==> flow/design.v <==
module ALUcntrl
(
input [3:0] Opcode,
input [3:0] OpcodeExt_ImmHi,
input [15:0] Reg2Data,
input [3:0] Rsrc_ImmLo,
output reg [3:0] ALUctrl,
output reg [15:0] Rsrc_Imm
);
reg [15:0] signExt, zeroExt, shiftExt;
reg [7:0] Imm;
parameter ADDI = 4'b0101;
parameter SUBI = 4'b1001;
parameter CMPI = 4'b1011;
parameter ANDI = 4'b0001;
parameter ORI = 4'b0010;
parameter XORI = 4'b0011;
parameter MOVI = 4'b1101;
parameter LSH= 4'b1000;
parameter LUI = 4'b1111;
parameter ADD = 4'b0101;
parameter SUB = 4'b1001;
parameter CMP = 4'b1011;
parameter AND = 4'b0001;
parameter OR = 4'b0010;
parameter XOR = 4'b0011;
parameter MOV = 4'b1101;
always@(*) begin
	Rsrc_Imm <= 16'b0;
	Imm <= {OpcodeExt_ImmHi[3:0], Rsrc_ImmLo[3:0]};  
	zeroExt <= {8'b00000000, Imm[7:0]};  
	signExt <= {{8{Imm[7]}}, Imm[7:0]};  
	shiftExt <= {{12{Rsrc_ImmLo[3]}}, Imm[3:0]};  
	case(Opcode) 
		ADDI: begin ALUctrl <= 4'b0101; Rsrc_Imm <= signExt; end
		SUBI: begin ALUctrl <= 4'b1001; Rsrc_Imm <= signExt; end
		CMPI: begin ALUctrl <= 4'b1011; Rsrc_Imm <= signExt; end
		ANDI: begin ALUctrl <= 4'b0001; Rsrc_Imm <= zeroExt; end
		ORI: begin ALUctrl <= 4'b0010; Rsrc_Imm <= zeroExt; end
		XORI: begin ALUctrl <= 4'b0011; Rsrc_Imm <= zeroExt; end
		MOVI: begin ALUctrl <= 4'b1101; Rsrc_Imm <= zeroExt; end
		LSH:
			if(OpcodeExt_ImmHi[2])  
			begin
				ALUctrl <= 4'b0100;
			end
		else if (OpcodeExt_ImmHi[0])
			begin
				ALUctrl <= 4'b0111;  
				Rsrc_Imm <= shiftExt;
			end
		else 
			begin
				ALUctrl <= 4'b0000;  
				Rsrc_Imm <= shiftExt;
			end
		LUI:
		begin
			ALUctrl <= 4'b1111; 
			Rsrc_Imm <= {8'b0, Imm[7:0]};
		end
		default: case(OpcodeExt_ImmHi)  
			ADD: begin ALUctrl <= 4'b0101; Rsrc_Imm <= Reg2Data; end
			SUB: begin ALUctrl <= 4'b1001; Rsrc_Imm <= Reg2Data; end
			CMP: begin ALUctrl <= 4'b1011; Rsrc_Imm <= Reg2Data; end
			AND: begin ALUctrl <= 4'b0001; Rsrc_Imm <= Reg2Data; end
			OR: begin ALUctrl <= 4'b0010; Rsrc_Imm <= Reg2Data; end
			XOR: begin ALUctrl <= 4'b0011; Rsrc_Imm <= Reg2Data; end
			MOV: begin ALUctrl <= 4'b1101; Rsrc_Imm <= Reg2Data; end
			default: begin ALUctrl <= 4'b0000; Rsrc_Imm <= Reg2Data; end 
			endcase
		endcase
	end
endmodule
module ALU (
	input clk,
	input Reset,
	input ALUen,
	input [15:0] Rdest,
	input [15:0] Rsrc,
	input [3:0] alucont,
	output reg [15:0] result,
	output reg [15:0] PSR
);
parameter ADD = 4'b0101;
parameter SUB = 4'b1001;
parameter AND = 4'b0001;
parameter OR = 4'b0010;
parameter XOR = 4'b0011;
parameter LSH = 4'b0100;
parameter LSHI = 4'b0000;
parameter RSHI = 4'b0111;
parameter CMP = 4'b1011;
parameter MOV = 4'b1101;
parameter LUI = 4'b1111;
reg [16:0] temp;   
reg [15:0] PSR_next;  
always @(posedge clk) begin
	if (~Reset) PSR <= 16'b0;
	else PSR <= PSR_next & 16'h00E5;
end
always @(*) begin
	result = 16'b0;
	temp = 17'b0;
	PSR_next = PSR;
	if (ALUen) begin
	case (alucont)
		AND: result = Rdest & Rsrc;  
		OR: result = Rdest | Rsrc;   
		XOR: result = Rdest ^ Rsrc;  
		MOV: result = Rsrc; 		 
		ADD: begin
			temp = Rdest + Rsrc;  
			result = temp[15:0];  
			PSR_next[0] = temp[16];  
			PSR_next[5] = (Rdest[15] == Rsrc[15]) && (result[15] != Rdest[15]);  
		end
		SUB: begin
			temp = Rdest + (~Rsrc + 1);  
			result = temp[15:0];  
			PSR_next[0] = temp[16];  
			PSR_next[5] = (Rdest[15] != Rsrc[15]) && (result[15] != Rdest[15]);  
		end
		LSH: begin
			if (Rsrc == 16'b1111111111111111) begin       
				 result = Rdest >> 1;          				 
			end else if (Rsrc == 16'h0001) begin			 
				 result = Rdest << 1;          				 
			end else begin
				 result = Rdest;               				 
			end
      end
		LSHI:begin
			result = Rdest << Rsrc;  
		end
		RSHI:begin
			result = Rdest >> Rsrc;  
		end
		CMP: begin
			temp = Rdest - Rsrc;	 
		   result = 16'b0;
			PSR_next[6] = (temp[15:0] == 16'b0);    
			PSR_next[7] = temp[16];                 
			PSR_next[2] = (temp[15] == 1'b1);       
		end
		LUI:
			result = (Rsrc << 8) | Rdest[7:0];  
		default: result = 16'b0;  
	endcase
	end
end
endmodule
module mux(
input [15:0] data1, data2,
input select,
output [15:0] dataout
);
assign dataout = select ? data1 : data2;
endmodule
module Controller(
input clk,
input Reset,
input [3:0] OpCode,
input [3:0] OpCodeExt_ImmHi,
input [3:0] RSource_ImmLo,     
output reg AluEn,
output reg MemMuxEn,
output reg RegFileEn,
output reg MemWriteEn,
output reg PCEn,
output reg InstrEn,
output reg PCRead,
output reg PCWrite
);
reg [3:0] state;
reg [3:0] NS;
parameter FETCH = 4'b0000;
parameter DECODE = 4'b0001;
parameter MEMEX = 4'b0010;  
parameter ALUEX = 4'b0011;  
parameter REGWB = 4'b0111;
parameter MEMWB = 4'b0100;
parameter JEX = 4'b0101;
parameter JEXWB = 4'b1000;
parameter PCUPDATE = 4'b1111;
parameter MEMTYPE = 4'b0100;
parameter BranchTYPE = 4'b1100;
always @(posedge clk) begin
	if(~Reset)
	begin
	state <= FETCH;
	end
	else state <= NS;
end
always @(*) begin
	NS <= FETCH;
	case(state)
		FETCH:NS<= DECODE;
		DECODE:begin
			case(OpCode)
				MEMTYPE:begin
					if(OpCodeExt_ImmHi == 4'b0000 || OpCodeExt_ImmHi == 4'b0100)begin
					NS <= MEMEX;  
					end
					if(OpCodeExt_ImmHi == 4'b1100 || OpCodeExt_ImmHi == 4'b1000 || OpCodeExt_ImmHi == 4'b1111)begin
					NS <= JEX;  
					end
				end
				BranchTYPE: NS <= JEX;
				default: NS <= ALUEX;
				endcase
		end
		MEMEX:NS <= MEMWB;
		ALUEX:NS <= REGWB;
		REGWB: NS <= JEX;
		MEMWB: NS <= JEX;
		JEX: NS <= JEXWB;
		JEXWB: NS <= PCUPDATE;
		PCUPDATE: NS <= FETCH;
		default:NS <= FETCH;
	endcase
		if(~Reset)
		begin
			NS <= FETCH;
		end
end
always @(*) begin
	AluEn <= 0;
	MemMuxEn <= 0;
	RegFileEn <= 0;
	PCEn <= 0;
	MemWriteEn <= 0;
	InstrEn <= 0;
	PCRead <= 0;
	PCWrite <= 0;
	case(state)
		FETCH:begin
			AluEn <= 0;
			MemMuxEn <= 0;
			RegFileEn <= 0;
			PCEn <= 0;
			MemWriteEn <= 0;
			InstrEn <= 1;
			PCRead <= 1;
			PCWrite <= 0;
		end
		DECODE:begin
		end
		MEMEX: begin
		MemMuxEn <= 1;
		end
		ALUEX:AluEn <= 1;
		MEMWB:begin
			if(OpCode == 4'b0100 && OpCodeExt_ImmHi == 4'b0100) begin
				MemWriteEn <=1;
				RegFileEn <= 0;
			end
			else if(OpCode == 4'b0100 && OpCodeExt_ImmHi == 4'b0000)begin
				MemMuxEn <= 1;
				RegFileEn <= 1;
			end
			else
			RegFileEn <=1;
		end
		REGWB: begin
		if((OpCode == 4'b0000 && OpCodeExt_ImmHi == 4'b1011)||(OpCode == 4'b1011 || (OpCode == 4'b0100 && OpCodeExt_ImmHi == 4'b0100))) RegFileEn <=0;
		else RegFileEn <=1;
		AluEn <= 1;
		end
		JEX: begin
			PCEn <= 1;
		end
		JEXWB: begin
			PCWrite <=1;
			MemWriteEn <= 1;
		end
		PCUPDATE: begin
			PCRead <= 1;
		end
		default: RegFileEn <=0;
		endcase
end
endmodule
module InstrReg(
input clk,
input En,
input [15:0] instruction,
output reg[3:0] opcode,
output reg[3:0] opcodeExt_ImmHi,
output reg[3:0] Rdest,
output reg[3:0] Rsrc_ImmLo
);
always @(posedge clk)
	if(En)begin
		opcode <= instruction[15:12];  
		Rdest <= instruction[11:8];	 
		opcodeExt_ImmHi <= instruction[7:4];	 
		Rsrc_ImmLo <= instruction[3:0];  
	end
endmodule
module PCControl(
input clk, PCen, Reset,
input [15:0] PSR,             
input [15:0] RegData,
input [3:0] dispLo,           
input [3:0] OpcodeExt_dispHi,
input [3:0] CondRlink,        
input [3:0] Opcode,           
output reg [15:0]PC           
);
reg [3:0] RlinkIndex;
reg [15:0] Rlink [7:0];
parameter JUMP = 4'b0100;
parameter BCOND = 4'b1100;
parameter EQ = 4'b0000;  
parameter NE = 4'b0001;  
parameter GE = 4'b1101;  
parameter CS = 4'b0010;  
parameter CC = 4'b0011;  
parameter HI = 4'b0100;  
parameter LS = 4'b0101;  
parameter LO = 4'b1010;  
parameter HS = 4'b1011;  
parameter GT = 4'b0110;  
parameter LE = 4'b0111;  
parameter FS = 4'b1000;  
parameter FC = 4'b1001;  
parameter LT = 4'b1100;  
parameter UC = 4'b1110;  
parameter JAL = 4'b1000;  
parameter JCOND = 4'b1100;  
parameter RET = 4'b1111;  
always @(posedge clk) begin
if(~Reset) begin
	PC <= 16'h0;
	RlinkIndex <= 4'd0;
end
else if(PCen)begin
    case (Opcode)
        JUMP: begin
            case (OpcodeExt_dispHi)
                JAL: begin
						  if (RlinkIndex < 8) begin
								Rlink[RlinkIndex] <= PC + 1'b1;
								RlinkIndex <= RlinkIndex + 1'b1;
							end
                    PC <= RegData;
                end
                JCOND: begin
                    case (CondRlink)
                        EQ: PC <= PSR[6] ? RegData : PC + 1'b1;   
                        NE: PC <= ~PSR[6] ? RegData : PC + 1'b1;  
                        GE: PC <= (PSR[7] | PSR[6]) ? RegData : PC + 1'b1;  
                        CS: PC <= PSR[0] ? RegData : PC + 1'b1;  
                        CC: PC <= ~PSR[0] ? RegData : PC + 1'b1;  
                        HI: PC <= PSR[2] ? RegData : PC + 1'b1;  
                        LS: PC <= ~PSR[2] ? RegData : PC + 1'b1;  
                        LO: PC <= (~PSR[2] & ~PSR[6]) ? RegData : PC + 1'b1;  
                        HS: PC <= (PSR[2] | PSR[6]) ? RegData : PC + 1'b1;  
                        GT: PC <= PSR[7] ? RegData : PC + 1'b1;  
                        LE: PC <= ~PSR[7] ? RegData : PC + 1'b1;  
                        FS: PC <= PSR[5] ? RegData : PC + 1'b1;  
                        FC: PC <= ~PSR[5] ? RegData : PC + 1'b1;  
                        LT: PC <= (~PSR[7] & ~PSR[6]) ? RegData : PC + 1'b1;  
                        UC: PC <= RegData;  
                        default: PC <= PC + 1'b1;  
                    endcase
                end
                RET: begin
					 if(RlinkIndex >0) begin
							RlinkIndex <= RlinkIndex - 1;
                    PC <= Rlink[RlinkIndex - 1];
                end else begin
						 PC <= PC +1;
						 end
					 end
                default: PC <= PC + 1'b1;  
            endcase
        end
        BCOND: begin
            case (CondRlink)
                EQ: PC <= PSR[6] ? PC + {{8{OpcodeExt_dispHi[3]}},OpcodeExt_dispHi[3:0], dispLo[3:0]} : PC + 1'b1;   
                NE: PC <= ~PSR[6] ? PC + {{8{OpcodeExt_dispHi[3]}},OpcodeExt_dispHi[3:0], dispLo[3:0]} : PC + 1'b1;  
                GE: PC <= (PSR[7] | PSR[6]) ? PC + {{8{OpcodeExt_dispHi[3]}},OpcodeExt_dispHi[3:0], dispLo[3:0]} : PC + 1'b1;  
                CS: PC <= PSR[0] ? PC + {{8{OpcodeExt_dispHi[3]}},OpcodeExt_dispHi[3:0], dispLo[3:0]} : PC + 1'b1;  
                CC: PC <= ~PSR[0] ? PC + {{8{OpcodeExt_dispHi[3]}},OpcodeExt_dispHi[3:0], dispLo[3:0]} : PC + 1'b1;  
                HI: PC <= PSR[2] ? PC + {{8{OpcodeExt_dispHi[3]}},OpcodeExt_dispHi[3:0], dispLo[3:0]} : PC + 1'b1;  
                LS: PC <= ~PSR[2] ? PC + {{8{OpcodeExt_dispHi[3]}},OpcodeExt_dispHi[3:0], dispLo[3:0]} : PC + 1'b1;  
                LO: PC <= (~PSR[2] & ~PSR[6]) ? PC + {{8{OpcodeExt_dispHi[3]}},OpcodeExt_dispHi[3:0], dispLo[3:0]} : PC + 1'b1;  
                HS: PC <= (PSR[2] | PSR[6]) ? PC + {{8{OpcodeExt_dispHi[3]}},OpcodeExt_dispHi[3:0], dispLo[3:0]} : PC + 1'b1;  
                GT: PC <= PSR[7] ? PC + {{8{OpcodeExt_dispHi[3]}},OpcodeExt_dispHi[3:0], dispLo[3:0]} : PC + 1'b1;  
                LE: PC <= ~PSR[7] ? PC + {{8{OpcodeExt_dispHi[3]}},OpcodeExt_dispHi[3:0], dispLo[3:0]} : PC + 1'b1;  
                FS: PC <= PSR[5] ? PC + {{8{OpcodeExt_dispHi[3]}},OpcodeExt_dispHi[3:0], dispLo[3:0]} : PC + 1'b1;  
                FC: PC <= ~PSR[5] ? PC + {{8{OpcodeExt_dispHi[3]}},OpcodeExt_dispHi[3:0], dispLo[3:0]} : PC + 1'b1;  
                LT: PC <= (~PSR[7] & ~PSR[6]) ? PC + {{8{OpcodeExt_dispHi[3]}},OpcodeExt_dispHi[3:0], dispLo[3:0]} : PC + 1'b1;  
                UC: PC <= PC + {{8{OpcodeExt_dispHi[3]}},OpcodeExt_dispHi[3:0], dispLo[3:0]};  
                default: PC <= PC + 1'b1;  
            endcase
        end
        default: PC <= PC + 1'b1;  
    endcase
	 end
end
endmodule
module RegFile (
	 input Reset,
    input clk,                     
    input En,                      
    input [3:0] read_addr,         
    input [3:0] readwrite_addr,    
    input [15:0] write_data,       
    output [15:0] read_data1,      
    output [15:0] read_data2       
);
	reg [15:0] registers [15:0];
	integer i;  
always @(posedge clk) begin
        if (!Reset) begin
            for (i = 0; i < 16; i = i + 1) begin
		    registers[i] <= 16'h0000;  
            end
        end 
	else if (En) begin  
            registers[readwrite_addr] <= write_data;  
        end
		  end
 assign read_data2 = registers[read_addr];  
 assign read_data1 = registers[readwrite_addr];  
endmodule
module CPUCore(
input clk,
input Reset,
output wire [15:0] mem_addr,
output wire        mem_we,
output wire [15:0] mem_wdata,
input  wire [15:0] mem_rdata
);
wire[3:0] OpCodeExt_ImmHi;
wire[3:0] OpCode;
wire[3:0] Rdest;
wire[3:0] Rsrc_ImmLo;
wire AluEn;
wire MemMuxEn;
wire RegFileEn;
wire MemWriteEn;
wire PCEn;
wire InstrEn;
wire PCRead;
wire PCWrite;
wire [15:0] PC;
wire[15:0] read_data1;  
wire[15:0] read_data2;
wire [15:0] MemData;
wire [15:0] Rsrc_ImmData;
wire [15:0] ALUResult;
wire [15:0] PSR;
wire [3:0]alucont;
wire [15:0] Mem_a1;
wire [15:0] MemAddr;
wire [15:0] AluMuxOut;
wire [15:0] MemDataFromMux;
assign MemData   = mem_rdata;
assign mem_addr  = MemAddr;
assign mem_we    = MemWriteEn;
assign mem_wdata = MemDataFromMux;
InstrReg InstrReg(
.clk(clk),
.En(InstrEn),
.instruction(MemData),
.opcode(OpCode),
.opcodeExt_ImmHi(OpCodeExt_ImmHi),
.Rdest(Rdest),
.Rsrc_ImmLo(Rsrc_ImmLo)
);
Controller Controller(
	.clk(clk),
	.Reset(Reset),
	.OpCode(OpCode),
	.OpCodeExt_ImmHi(OpCodeExt_ImmHi),
	.RSource_ImmLo(Rsrc_ImmLo),
	.AluEn(AluEn),
	.MemMuxEn(MemMuxEn),
	.RegFileEn(RegFileEn),
	.PCEn(PCEn),
	.PCRead(PCRead),
	.PCWrite(PCWrite),
	.MemWriteEn(MemWriteEn),
	.InstrEn(InstrEn)
);
PCControl PCControl(
	.Reset(Reset),
	.clk(clk),
	.PSR(PSR),
	.PCen(PCEn),
	.RegData(read_data2),
	.dispLo(Rsrc_ImmLo),   
	.OpcodeExt_dispHi(OpCodeExt_ImmHi),
	.CondRlink(Rdest),
	.Opcode(OpCode),  
	.PC(PC)  
);
RegFile RegFile (
	 .Reset(Reset),
    .clk(clk),                 
    .En(RegFileEn),                  
    .read_addr(Rsrc_ImmLo),  
    .readwrite_addr(Rdest),    
    .write_data(AluMuxOut),   
    .read_data1(read_data1),  
    .read_data2(read_data2)   
);
ALUcntrl ALUcntrl
(
	.Opcode(OpCode),
	.OpcodeExt_ImmHi(OpCodeExt_ImmHi),
	.Reg2Data(read_data2),
	.Rsrc_ImmLo(Rsrc_ImmLo),
	.ALUctrl(alucont),
	.Rsrc_Imm(Rsrc_ImmData)
);
ALU ALU (
	.clk(clk),
	.Reset(Reset),
	.ALUen(AluEn),
	.Rdest(read_data1),
	.Rsrc(Rsrc_ImmData),
	.alucont(alucont),
	.result(ALUResult),
	.PSR(PSR)
);
mux muxALu(
.select(MemMuxEn),
.data1(MemData),
.data2(ALUResult),
.dataout(AluMuxOut)
);
mux muxMEM1(
.select(PCWrite),
.data1(16'h8000),
.data2(read_data2),  
.dataout(Mem_a1)
);
mux muxMEM2(
.select(PCRead),
.data1(PC),
.data2(Mem_a1),
.dataout(MemAddr)
);
mux muxMEMdata(
.select(PCWrite),
.data1(PC),
.data2(read_data1),
.dataout(MemDataFromMux)
);
endmodule
Reports on CPUCore. Tool output for the design above, in the order of the flow. Line numbers count from 1 in the design file above. Operators carry their Yosys type and port widths (W data, S select, Z words). Library cell names are shortened. A cell with n/a has no value.

Top module: CPUCore. Clock: clk. Cell library: sky130hd. Timing corner: tt_025C_1v80.

Word level. Counts by Yosys on the flattened word-level netlist (proc, flatten, opt, wreduce; memories kept). Print and check cells are left out. Yosys's memory passes give these memory sizes; they may raise the number of words (mostly to a power of two), join words into wider ones and drop unused or constant bits.

For add/subtract/negate cells the number is 9. The figure for $lt $le $gt $ge is 2. The entry for equality and inequality tests reads 62. For shifts and indexed selects the number is 2. For muxes and demuxes the number is 93. For bitwise logic cells the number is 12. Reductions and logical operators: 26.

Operators by type and width (number): $mux W16 (44); $pmux W16 S15 (2); $pmux W16 S10 (1); $eq A4 B4 Y1 const B (25); $pmux W16 S3 (2); $eq A4 B3 Y1 const B (14); $pmux W4 S7 (2); $eq A4 B2 Y1 const B (10); $pmux W4 S9 (1); $add A16 B1 Y16 const B (2); $pmux W16 S2 (1); $mux W4 (8); $eq A4 B1 Y1 const B (5); $logic_not A4 Y1 (5); $mux W1 (18); $mux W3 (6); $add A16 B16 Y17 (1); $sub A16 B16 Y17 (1); $add A16 B17 Y17 (1); $not A16 Y17 (1); $add A17 B1 Y17 const B (1); $eq A16 B1 Y1 const B (1); $add A16 B16 Y16 (1); $eq A16 B16 Y1 const B (1); $and A16 B16 Y16 (1); $or A16 B16 Y16 (1); $xor A16 B16 Y16 (1); $shl A16 B16 Y16 (1).

Not listed: further kinds 24, cells in them 48.

Under flip-flop bits (word level) stands 45. RAM bits: 384. For memory cells the number is 2. The entry for bits of input ports reads 18.

Memory list: RegFile.registers (words 16, width 16, RTL line 415) `reg [15:0] registers [15:0];`; PCControl.Rlink (words 8, width 16, RTL line 312) `reg [15:0] Rlink [7:0];`.

Depth. Longest topological path by Yosys (ltp), each cell counted once; first at word level (registers and memories cut), then after technology mapping (sequential cells cut; the memories' decode and read muxes count).

Depth in word-level cells: 11. ABC_AREA: 0. Mapped depth: 26.

Synthesis result. Source: synth_stat.txt of the flow (Yosys; design flattened, memories mapped). It holds for the ABC_AREA given above (unset counts as 0); a run with the other value may have another netlist. The area totals of this step are shown rounded.

Cell types (number): edfxtp_1 (400); mux4_2 (171); nor2_1 (376); nand2_1 (262); a21oi_1 (186); o21ai_0 (171); dfxtp_1 (42); mux2i_1 (78); ha_1 (56); clkbuf_1 (149); nor3_1 (104); mux4_1 (13); nand3_1 (68); xnor2_1 (35); mux2_2 (27); o211ai_1 (40); inv_1 (78); nand4_1 (36).

Other cell types: 85; their cells: 747.

The figure for mapped cells is 3039. The entry for mapped area reads 31400 µm². For area of sequential cells the number is 12900 µm². For flip-flop cells the number is 442. The figure for buffer cells is 257.

By module: a second synthesis without flattening, with its own total; a netlist apart from the flattened one above.

The entry for cell total of the unflattened synthesis reads 2826. Area (unflattened synthesis): 31500 µm².

Each row is one instance without its submodules.

Modules: RegFile (times used 1, cells 861, area 13700 µm²); PCControl (times used 1, cells 1044, area 10600 µm²); ALU (times used 1, cells 729, area 4870 µm²); mux (times used 4, cells 18, area 249 µm²); ALUcntrl (times used 1, cells 62, area 493 µm²); InstrReg (times used 1, cells 16, area 480 µm²); Controller (times used 1, cells 40, area 390 µm²); CPUCore (times used 1, cells 2, area 7.5 µm²).

Timing after synthesis. OpenSTA on the mapped netlist: ideal clock, no wires. The path of least setup slack (recovery checks aside). Input and output delay are each 20% of the period. Register names are those of the netlist, which keeps one name where synthesis merged equal registers.

Kind: reg-to-reg. From: register (no name shown). To: memory RegFile.registers[0][12]. For period the number is 8.0 ns. The figure for library setup time is 0.267 ns. The figure for launch time at the first pin is 0.000 ns. Data arrival time: 5.555 ns. Data required time: 7.733 ns. Slack: 2.178 ns. Under delay of the path stands 5.822 ns. Under stages on the path stands 25. Under buffers on the path stands 8. Under period reached after synthesis stands 5.822 ns.

"delay of the path" is the arrival time less input delay plus setup time. "stages on the path": output pins that drive a net of the path, with the launching flip-flop's if there is one; two outputs of one cell count as two. "period reached after synthesis" is the clock period less the worst setup slack; recovery checks do not enter. This is arithmetic on one report: input and output delays are still those of the set period (20% each).

Path through: dfxtp_1 > buf_6 > buf_8 > buf_4 > mux4_2 > mux4_2 > a22o_1 > buf_6 > buf_2 > buf_2 > buf_2 > ha_1 > fa_1 > a21oi_1 > o21bai_1 > a21o_1 > a21oi_1 > o21bai_1 > a211o_1 > a21oi_1 > xor2_1 > o21ai_0 > a2111oi_4 > buf_4 > nor3_1.

Ends and longest elaborated chain, after synthesis: end: declaration (RTL line 415) `reg [15:0] registers [15:0];`.

No chain of elaborated cells between the ends is given.

Worst path after layout. From the final timing report of flow run 1: the path of least setup slack in the routed layout; clock arrival at registers is part of the times.

Kind: reg-to-reg. From: register (no name shown). To: memory RegFile.registers[14][8]. For period the number is 5.51 ns. The figure for library setup time is 0.26 ns. The figure for launch time at the first pin is 0.62 ns. Data arrival time: 5.97 ns. Data required time: 5.92 ns. Slack: -0.05 ns. Under stages on the path stands 20. Under buffers on the path stands 3.

Path through: dfxtp_4 > buf_4 > mux4_2 > mux2i_1 > buf_4 > o22ai_1 > nor2_2 > inv_1 > ha_1 > inv_1 > o21bai_1 > a21o_1 > a21oi_1 > o21bai_1 > a21oi_1 > xnor2_1 > a221o_1 > o41ai_4 > buf_12 > nor2_1.

Ends and longest elaborated chain, after layout: end: declaration (RTL line 415) `reg [15:0] registers [15:0];`.

No chain of elaborated cells between the ends is given.

Memo
Re: implementation data of CPUCore

Settings and measured results of 6 stored flow runs for module CPUCore (sky130hd), not sorted in any way. The constraints put input and output delay at 20% of the set period each and load the outputs with 0.01 pF. "achieved clock period" is the run's clock period less its worst setup slack. It is reckoned from that one timing run; input and output delays stay at 20% of the period that was set. "critical setup path time": the worst setup path's part of the clock period (all of it between registers, 20% less for each end at a port) less its slack. A launch clock that arrives late makes it longer, a capture clock that arrives late makes it shorter. "power consumption" rests on the timing tool's default activity at the inputs, not on a simulated workload. The measured numbers are rounded.

Flow run 1 has these settings: CAP_MARGIN 10; CELL_PAD_IN_SITES_DETAIL_PLACEMENT 0; CORE_MARGIN 7; CORE_UTILIZATION 21; CTS_CLUSTER_DIAMETER 157; GPL_TIMING_DRIVEN 1; PLACE_DENSITY 0.43; SETUP_SLACK_MARGIN -0.34; SLEW_MARGIN 0; TNS_END_PERCENT 10; period_ns 5.51. The area of the synthesized netlist reads 31400 µm². The die size comes to 160000 µm². The measured final design utilization is 0.25. The lowest setup slack comes to -0.047 ns. The total negative setup slack stands at -0.593 ns. The lowest hold slack comes to 0.464 ns. The power consumption comes to 0.0105 W. For the achieved clock period the run shows 5.557 ns. The critical setup path time comes to 5.56 ns. Kind of the worst setup path: reg-to-reg.

Flow run 2 has these settings: CORE_ASPECT_RATIO 1.07; CORE_UTILIZATION 42; CTS_CLUSTER_SIZE 30; GPL_TIMING_DRIVEN 1; PLACE_DENSITY 0.51; SETUP_SLACK_MARGIN -0.36; SLEW_MARGIN 20; period_ns 7.86; CAP_MARGIN 20; CORE_MARGIN 2. The area of the synthesized netlist reads 31400 µm². The die size comes to 76900 µm². The measured final design utilization is 0.472. The lowest setup slack comes to 1.47 ns. The total negative setup slack stands at 0.000 ns. The lowest hold slack comes to 0.463 ns. The power consumption comes to 0.00735 W. For the achieved clock period the run shows 6.386 ns. The critical setup path time comes to 6.39 ns. Kind of the worst setup path: reg-to-reg.

Flow run 3 has these settings: CORE_UTILIZATION 40; PLACE_DENSITY 0.6; period_ns 8.0; CAP_MARGIN 20; CORE_MARGIN 2; SLEW_MARGIN 20. The area of the synthesized netlist reads 31400 µm². The die size comes to 80600 µm². The measured final design utilization is 0.45. The lowest setup slack comes to 1.35 ns. The total negative setup slack stands at 0.000 ns. The lowest hold slack comes to 0.470 ns. The power consumption comes to 0.00708 W. For the achieved clock period the run shows 6.647 ns. The critical setup path time comes to 6.65 ns. Kind of the worst setup path: reg-to-reg.

Flow run 4 has these settings: CAP_MARGIN 15; CORE_ASPECT_RATIO 1.21; CORE_MARGIN 3; CORE_UTILIZATION 36; CTS_CLUSTER_DIAMETER 23; GPL_TIMING_DRIVEN 1; PLACE_DENSITY_LB_ADDON 0.01; TNS_END_PERCENT 85; period_ns 10.5; SLEW_MARGIN 20. The area of the synthesized netlist reads 31400 µm². The die size comes to 90700 µm². The measured final design utilization is 0.44. The lowest setup slack comes to 3.14 ns. The total negative setup slack stands at 0.000 ns. The lowest hold slack comes to 0.427 ns. The power consumption comes to 0.00754 W. For the achieved clock period the run shows 7.355 ns. The critical setup path time comes to 7.36 ns. Kind of the worst setup path: reg-to-reg.

Flow run 5 has these settings: CORE_UTILIZATION 44; PLACE_DENSITY 0.6; period_ns 6.74; CAP_MARGIN 20; CORE_MARGIN 2; SLEW_MARGIN 20. The area of the synthesized netlist reads 31400 µm². The die size comes to 73400 µm². The measured final design utilization is 0.496. The lowest setup slack comes to 0.770 ns. The total negative setup slack stands at 0.000 ns. The lowest hold slack comes to 0.457 ns. The power consumption comes to 0.00853 W. For the achieved clock period the run shows 5.970 ns. The critical setup path time comes to 5.97 ns. Kind of the worst setup path: reg-to-reg.

Flow run 6 has these settings: ABC_AREA 0; CELL_PAD_IN_SITES_DETAIL_PLACEMENT 2; CORE_MARGIN 8; CTS_CLUSTER_DIAMETER 309; GPL_ROUTABILITY_DRIVEN 0; MAX_ROUTING_LAYER met4; MIN_ROUTING_LAYER met1; PLACE_DENSITY 0.87; SETUP_SLACK_MARGIN 1.03; SLEW_MARGIN 5; TNS_END_PERCENT 35; period_ns 8.34; CAP_MARGIN 20; CORE_UTILIZATION 40. Outcome: no final report: routing broke off with GRT-0116.
